==> flow/design.v <==
module branch_history_register #(parameter M = 4) (
    input logic clk,
    input logic reset,
    input logic branch_outcome,   
    output logic [M-1:0] bhr_out  
);
    always_ff @(posedge clk or posedge reset) begin
        if (reset) 
            bhr_out <= 0;  
        else 
            bhr_out <= {bhr_out[M-2:0], branch_outcome};  
    end
endmodule
module mnk_bit_predictor #(parameter K = 4,
                        parameter N = 2,
                        parameter M = 4
                        ) (
    input logic clk,
    input logic reset,
    input logic [K-1:0] index,
    input logic [M-1:0] bhr_in,
    input logic branch_outcome,        
    output logic prediction            
);
    logic [N-1:0] pht [((1<<K)*(1<<M))-1:0];  
    logic [K + M -1:0] new_index;
    assign new_index = {bhr_in,index};
    assign prediction = pht[new_index][N-1];
    always_ff @(posedge clk , posedge reset) begin
        if (reset) begin
            for (int i = 0; i < (1<<K)*(1<<M); i++)
                pht[i] <= 0;  
        end
        else begin
            if (branch_outcome) begin
                if (~(&pht[new_index]))
                    pht[new_index] <= pht[new_index] + 1;
            end
            else begin
                if (pht[new_index] > 0)
                    pht[new_index] <= pht[new_index] - 1;
            end
        end
    end
endmodule
module predictor_top #(parameter M = 3, parameter K = 4, parameter N = 3) (
    input logic clk,
    input logic reset,
    input logic [K-1:0] index,
    input logic branch_outcome,  
    output logic prediction,      
    output logic success
);
    logic [M-1:0] bhr_out;      
    branch_history_register #(M) bhr_inst (
        .clk(clk),
        .reset(reset),
        .branch_outcome(branch_outcome),
        .bhr_out(bhr_out)
    );
    mnk_bit_predictor #(K, N, M) pht_inst (
        .clk(clk),
        .reset(reset),
        .index(index),
        .bhr_in (bhr_out),
        .branch_outcome(branch_outcome),
        .prediction(prediction)
    );
    always_comb  begin
        if (prediction == branch_outcome)
        begin success = 1; end
        else begin
        success = 0;
        end
    end 
endmodule
# From RTL to reports: predictor_top
# Each step is given for the RTL above and for the edited RTL.
# "orig" refers to lines of the RTL above, "edited" to lines of the edited file.
# "change" is "edited" less "orig", of the values as shown; "change_rel_pct" is that difference over "orig", in percent.
# Not given: -
[setup]
design = "predictor_top"
clk_port = "clk"
library = "sky130hd"
pvt_corner = "tt_025C_1v80"

# The edit
# The edit as a unified diff against the file above.
# The edited RTL no longer does the same as the RTL above: the edit was made by script, with no optimisation intended.
# begin of diff
@@ -5,8 +5,5 @@
     output logic [M-1:0] bhr_out  
 );
-    always_ff @(posedge clk or posedge reset) begin
-        if (reset) 
-            bhr_out <= 0;  
-        else 
+    always_ff @(posedge clk) begin
             bhr_out <= {bhr_out[M-2:0], branch_outcome};  
     end
# end of diff

# Elaborated design
# Source: Yosys, flattened and elaborated. Widths are those after wreduce. Registers that Yosys merges into a memory's read port (data or address) are not register bits. Print and check cells do not count. Equal cells are merged and count once.
[bits]
columns = ["item", "orig", "edited", "change", "change_rel_pct"]
rows = [
  ["ff_bits", 387, 387, 0, 0.00],
  ["input_bits", 7, 7, 0, 0.00],
  ["out_inout_bits", 2, 2, 0, 0.00],
  ["word_cells", 1040, 1040, 0, 0.00],
]
[op_classes]
columns = ["item", "orig", "edited", "change", "change_rel_pct"]
rows = [
  ["n_addsub", 2, 2, 0, 0.00],
  ["cmp", 1, 1, 0, 0.00],
  ["n_eq", 129, 129, 0, 0.00],
  ["mux", 648, 648, 0, 0.00],
  ["n_reduce_logical", 131, 131, 0, 0.00],
]
# Unchanged operator kinds not shown: 18.

# Logic depth
# Depth = most cells in a row (Yosys ltp): at word level without a register or memory, in the mapped netlist without a sequential cell, where the memories' decode and read muxes count.
[depth]
columns = ["item", "orig", "edited", "change", "change_rel_pct"]
rows = [
  ["word_depth", 10, 10, 0, 0.00],
  ["ABC_AREA", "0", "0", "-", "-"],
  ["depth_mapped", 19, 19, 0, 0.00],
]

# Netlist
# The flow's flattened synthesis, as Yosys stat reports it; memories are mapped. The netlist is that of the ABC_AREA named above (0 if unset); the other value can give another one.
[by_type]
columns = ["cell", "orig", "edited", "change", "change_rel_pct"]
rows = [
  ["sky130_fd_sc_hd__dfrtp_1", 387, 384, -3, -0.78],
  ["sky130_fd_sc_hd__dfxtp_1", 0, 3, 3, "-"],
]
# Unchanged cell types not shown: 84.
[mapped]
columns = ["item", "orig", "edited", "change", "change_rel_pct"]
rows = [
  ["cell_count", 1795, 1795, 0, 0.00],
  ["area_um2", 19510.0, 19494.9, -15.1, -0.08],
  ["seqArea_um2", 9684.3, 9669.3, -15.0, -0.15],
  ["flip_flops", 387, 387, 0, 0.00],
  ["buffers", 181, 181, 0, 0.00],
]
# The figures by module come from a second, unflattened synthesis with its own total; it is not the netlist above.
[hier_totals]
columns = ["item", "orig", "edited", "change", "change_rel_pct"]
rows = [
  ["hier_cells", 1616, 1615, -1, -0.06],
  ["area_unflattened_um2", 19562.5, 19543.7, -18.8, -0.10],
]
# Rows give one instance, submodules left out.
[by_module_orig]
columns = ["module", "instances", "n_cells", "area_um2"]
rows = [
  ["mnk_bit_predictor", 1, 1611, 19474.9],
  ["branch_history_register (M=3)", 1, 4, 78.8],
  ["predictor_top", 1, 1, 8.8],
]
[by_module_edited]
columns = ["module", "instances", "n_cells", "area_um2"]
rows = [
  ["mnk_bit_predictor", 1, 1611, 19474.9],
  ["branch_history_register (M=3)", 1, 3, 60.1],
  ["predictor_top", 1, 1, 8.8],
]

# Timing after synthesis
# Source: OpenSTA report_checks on the synthesized netlist (no wires, ideal clock, input and output delay 20% of the period each), path of least setup slack; recovery checks are left aside. Register names are those of the netlist, which keeps one name where synthesis merged equal registers.
[synth_path]
columns = ["item", "orig", "edited", "change", "change_rel_pct"]
rows = [
  ["kind", "input-to-reg", "input-to-reg", "-", "-"],
  ["startpoint", "in index[3]", "in index[3]", "-", "-"],
  ["endpoint", "reg pht_inst.pht[56][2]", "reg pht_inst.pht[56][2]", "-", "-"],
  ["clock_period_ns", 6.0, 6.0, 0.0, 0.00],
  ["input_delay_ns", 1.200, 1.200, 0.000, 0.00],
  ["launch_ns", 1.200, 1.200, 0.000, 0.00],
  ["arrival_ns", 4.614, 4.614, 0.000, 0.00],
  ["required_time_ns", 5.872, 5.872, 0.000, 0.00],
  ["slack_ns", 1.259, 1.259, 0.000, "-"],
  ["delay_ns", 3.542, 3.542, 0.000, 0.00],
  ["stages", 17, 17, 0, 0.00],
  ["path_buffers", 8, 8, 0, 0.00],
  ["period_less_setup_slack_ns", 4.741, 4.741, 0.000, 0.00],
]
# "delay_ns" is the arrival time less input delay plus setup time.
# "stages": output pins that drive a net of the path, with the launching flip-flop's if there is one; two outputs of one cell count as two.
# "period_less_setup_slack_ns" = period - worst setup slack (recovery checks aside). The figure is calculated, with input and output delays left at 20% of the set period.
# Between the ends stands the longest chain of elaborated cells between them, by number of cells; it is not shown to be the way that was timed. Of several equally long chains one is given.
# Each line given opens the expression or statement behind the cell; cells for indexed reads and writes are added by Yosys, which also makes memories of some case tables.
# A register here has more assigning lines than the two given.
[synth_between_orig]
path_cell_list = "sky130_fd_sc_hd__buf_6 sky130_fd_sc_hd__buf_6 sky130_fd_sc_hd__buf_2 sky130_fd_sc_hd__buf_2 sky130_fd_sc_hd__buf_1 sky130_fd_sc_hd__mux2i_1 sky130_fd_sc_hd__o32ai_1 sky130_fd_sc_hd__a2111oi_0 sky130_fd_sc_hd__nand4_1 sky130_fd_sc_hd__nor4b_2 sky130_fd_sc_hd__nor2_1 sky130_fd_sc_hd__buf_2 sky130_fd_sc_hd__fa_1 sky130_fd_sc_hd__xor2_1 sky130_fd_sc_hd__buf_2 sky130_fd_sc_hd__buf_2 sky130_fd_sc_hd__mux2_1"
elab_chain_len = 10
[synth_lines_orig]
columns = ["item", "line", "rtl"]
rows = [
  ["from (decl)", 49, "input logic [K-1:0] index,"],
  ["equality test 7 bit", 40, "if (pht[new_index] > 0)"],
  ["parallel mux 3 bit (select 128 bit)", 40, ""],
  ["2-to-1 mux 3 bit", 35, "if (branch_outcome) begin"],
  ["greater-than comparator 3 x 1 -> 1 bit", 40, ""],
  ["2-to-1 mux 3 bit", 40, ""],
  ["2-to-1 mux 3 bit", 35, ""],
  ["subtractor 3 x 1 -> 3 bit", 41, "pht[new_index] <= pht[new_index] - 1;"],
  ["2-to-1 mux 3 bit", 41, ""],
  ["2-to-1 mux 3 bit", 40, ""],
  ["2-to-1 mux 3 bit", 35, ""],
  ["to (assign)", 37, "pht[new_index] <= pht[new_index] + 1;"],
  ["to (assign)", 41, ""],
  ["to (decl)", 25, "logic [N-1:0] pht [((1<<K)*(1<<M))-1:0];"],
]
[synth_between_edited]
path_cell_list = "sky130_fd_sc_hd__buf_6 sky130_fd_sc_hd__buf_6 sky130_fd_sc_hd__buf_2 sky130_fd_sc_hd__buf_2 sky130_fd_sc_hd__buf_1 sky130_fd_sc_hd__mux2i_1 sky130_fd_sc_hd__o32ai_1 sky130_fd_sc_hd__a2111oi_0 sky130_fd_sc_hd__nand4_1 sky130_fd_sc_hd__nor4b_2 sky130_fd_sc_hd__nor2_1 sky130_fd_sc_hd__buf_2 sky130_fd_sc_hd__fa_1 sky130_fd_sc_hd__xor2_1 sky130_fd_sc_hd__buf_2 sky130_fd_sc_hd__buf_2 sky130_fd_sc_hd__mux2_1"
elab_chain_len = 10
[synth_lines_edited]
columns = ["item", "line", "rtl"]
rows = [
  ["from (decl)", 46, "input logic [K-1:0] index,"],
  ["equality test 7 bit", 37, "if (pht[new_index] > 0)"],
  ["parallel mux 3 bit (select 128 bit)", 37, ""],
  ["2-to-1 mux 3 bit", 32, "if (branch_outcome) begin"],
  ["greater-than comparator 3 x 1 -> 1 bit", 37, ""],
  ["2-to-1 mux 3 bit", 37, ""],
  ["2-to-1 mux 3 bit", 32, ""],
  ["subtractor 3 x 1 -> 3 bit", 38, "pht[new_index] <= pht[new_index] - 1;"],
  ["2-to-1 mux 3 bit", 38, ""],
  ["2-to-1 mux 3 bit", 37, ""],
  ["2-to-1 mux 3 bit", 32, ""],
  ["to (assign)", 34, "pht[new_index] <= pht[new_index] + 1;"],
  ["to (assign)", 38, ""],
  ["to (decl)", 22, "logic [N-1:0] pht [((1<<K)*(1<<M))-1:0];"],
]

# Path in the finished layout
# Path of least setup slack in the final report of each run of pair A (OpenROAD, finished layout, wires in). Where an end is a register, its clock arrival counts in the times.
[layout_path]
columns = ["item", "orig", "edited", "change", "change_rel_pct"]
rows = [
  ["kind", "input-to-output", "input-to-output", "-", "-"],
  ["startpoint", "in index[1]", "in index[0]", "-", "-"],
  ["endpoint", "out success", "out success", "-", "-"],
  ["clock_period_ns", 6.0, 6.0, 0.0, 0.00],
  ["input_delay_ns", 1.20, 1.20, 0.00, 0.00],
  ["output_delay_ns", 1.20, 1.20, 0.00, 0.00],
  ["launch_ns", 1.20, 1.20, 0.00, 0.00],
  ["arrival_ns", 4.62, 4.74, 0.12, 2.60],
  ["required_time_ns", 4.80, 4.80, 0.00, 0.00],
  ["slack_ns", 0.18, 0.06, -0.12, "-"],
  ["stages", 12, 11, -1, -8.33],
  ["path_buffers", 4, 3, -1, -25.00],
]
# Between the ends stands the longest chain of elaborated cells between them, by number of cells; it is not shown to be the way that was timed. Of several equally long chains one is given.
[layout_between_orig]
path_cell_list = "sky130_fd_sc_hd__buf_2 sky130_fd_sc_hd__buf_12 sky130_fd_sc_hd__nor2_1 sky130_fd_sc_hd__or3_1 sky130_fd_sc_hd__o2111ai_1 sky130_fd_sc_hd__or4_1 sky130_fd_sc_hd__or2_0 sky130_fd_sc_hd__buf_4 sky130_fd_sc_hd__nor2_1 sky130_fd_sc_hd__nor2_1 sky130_fd_sc_hd__xnor2_1 sky130_fd_sc_hd__clkdlybuf4s50_1"
elab_chain_len = 4
[layout_lines_orig]
columns = ["item", "line", "rtl"]
rows = [
  ["from (decl)", 49, "input logic [K-1:0] index,"],
  ["equality test 7 bit", 28, "assign prediction = pht[new_index][N-1];"],
  ["parallel mux 3 bit (select 128 bit)", 28, ""],
  ["equality test 1 bit", 70, "if (prediction == branch_outcome)"],
  ["2-to-1 mux 1 bit", 70, ""],
  ["to (decl)", 52, "output logic success"],
]
[layout_between_edited]
path_cell_list = "sky130_fd_sc_hd__buf_4 sky130_fd_sc_hd__buf_4 sky130_fd_sc_hd__nor2_1 sky130_fd_sc_hd__a22o_1 sky130_fd_sc_hd__a22o_1 sky130_fd_sc_hd__a221oi_1 sky130_fd_sc_hd__nand4_1 sky130_fd_sc_hd__nor4b_4 sky130_fd_sc_hd__nor2_1 sky130_fd_sc_hd__xnor2_1 sky130_fd_sc_hd__clkdlybuf4s50_1"
elab_chain_len = 4
[layout_lines_edited]
columns = ["item", "line", "rtl"]
rows = [
  ["from (decl)", 46, "input logic [K-1:0] index,"],
  ["equality test 7 bit", 25, "assign prediction = pht[new_index][N-1];"],
  ["parallel mux 3 bit (select 128 bit)", 25, ""],
  ["equality test 1 bit", 67, "if (prediction == branch_outcome)"],
  ["2-to-1 mux 1 bit", 67, ""],
  ["to (decl)", 49, "output logic success"],
]

# Measured runs
# Runs of the flow (Yosys, OpenROAD) on both versions; the two runs of a pair have the same settings. The constraints put input and output delay at 20% of the set period each and load the outputs with 0.01 pF.
[settings_pair_A]
CORE_UTILIZATION = 40
PLACE_DENSITY = 0.6
period_ns = 6.0
CAP_MARGIN = 20
CORE_MARGIN = 2
SLEW_MARGIN = 20
[results_pair_A]
columns = ["item", "orig", "edited", "change", "change_rel_pct"]
rows = [
  ["synth_chip_area_um2", 19510.0, 19494.9, -15.1, -0.08],
  ["dieArea_um2", 50557.5, 50519.3, -38.2, -0.08],
  ["cell_area_final_um2", 23095.9, 23027.1, -68.8, -0.30],
  ["fin_util_pct", 48.2, 48.0, -0.2, "-"],
  ["setup_ws_ns", 0.175, 0.059, -0.116, "-"],
  ["timing.setup.tns_ns", 0.000, 0.000, 0.000, "-"],
  ["timing.hold.ws_ns", 0.488, 0.489, 0.001, "-"],
  ["power_mw", 8.547, 8.441, -0.106, -1.24],
  ["achievedPeriod_ns", 5.825, 5.941, 0.116, 1.99],
]
[settings_pair_B]
CAP_MARGIN = 0
CORE_UTILIZATION = 55
CTS_CLUSTER_DIAMETER = 131
MIN_ROUTING_LAYER = "met1"
PLACE_DENSITY_LB_ADDON = 0.15
SETUP_SLACK_MARGIN = 0.41
period_ns = 4.55
CORE_MARGIN = 2
SLEW_MARGIN = 20
[results_pair_B]
columns = ["item", "orig", "edited", "change", "change_rel_pct"]
rows = [
  ["synth_chip_area_um2", 19510.0, 19494.9, -15.1, -0.08],
  ["dieArea_um2", 36994.7, 36967.8, -26.9, -0.07],
  ["cell_area_final_um2", 27535.2, 25557.0, -1978.2, -7.18],
  ["fin_util_pct", 79.3, 73.6, -5.7, "-"],
  ["setup_ws_ns", -0.186, 0.241, 0.427, "-"],
  ["timing.setup.tns_ns", -17.654, 0.000, 17.654, "-"],
  ["timing.hold.ws_ns", 0.497, 0.502, 0.005, "-"],
  ["power_mw", 14.048, 11.941, -2.107, -15.00],
  ["achievedPeriod_ns", 4.736, 4.309, -0.427, -9.02],
]
# "achievedPeriod_ns" is the run's clock period less its worst setup slack. It is reckoned from that one timing run; input and output delays stay at 20% of the period that was set.
# "power_mw" rests on the timing tool's default activity at the inputs, not on a simulated workload.
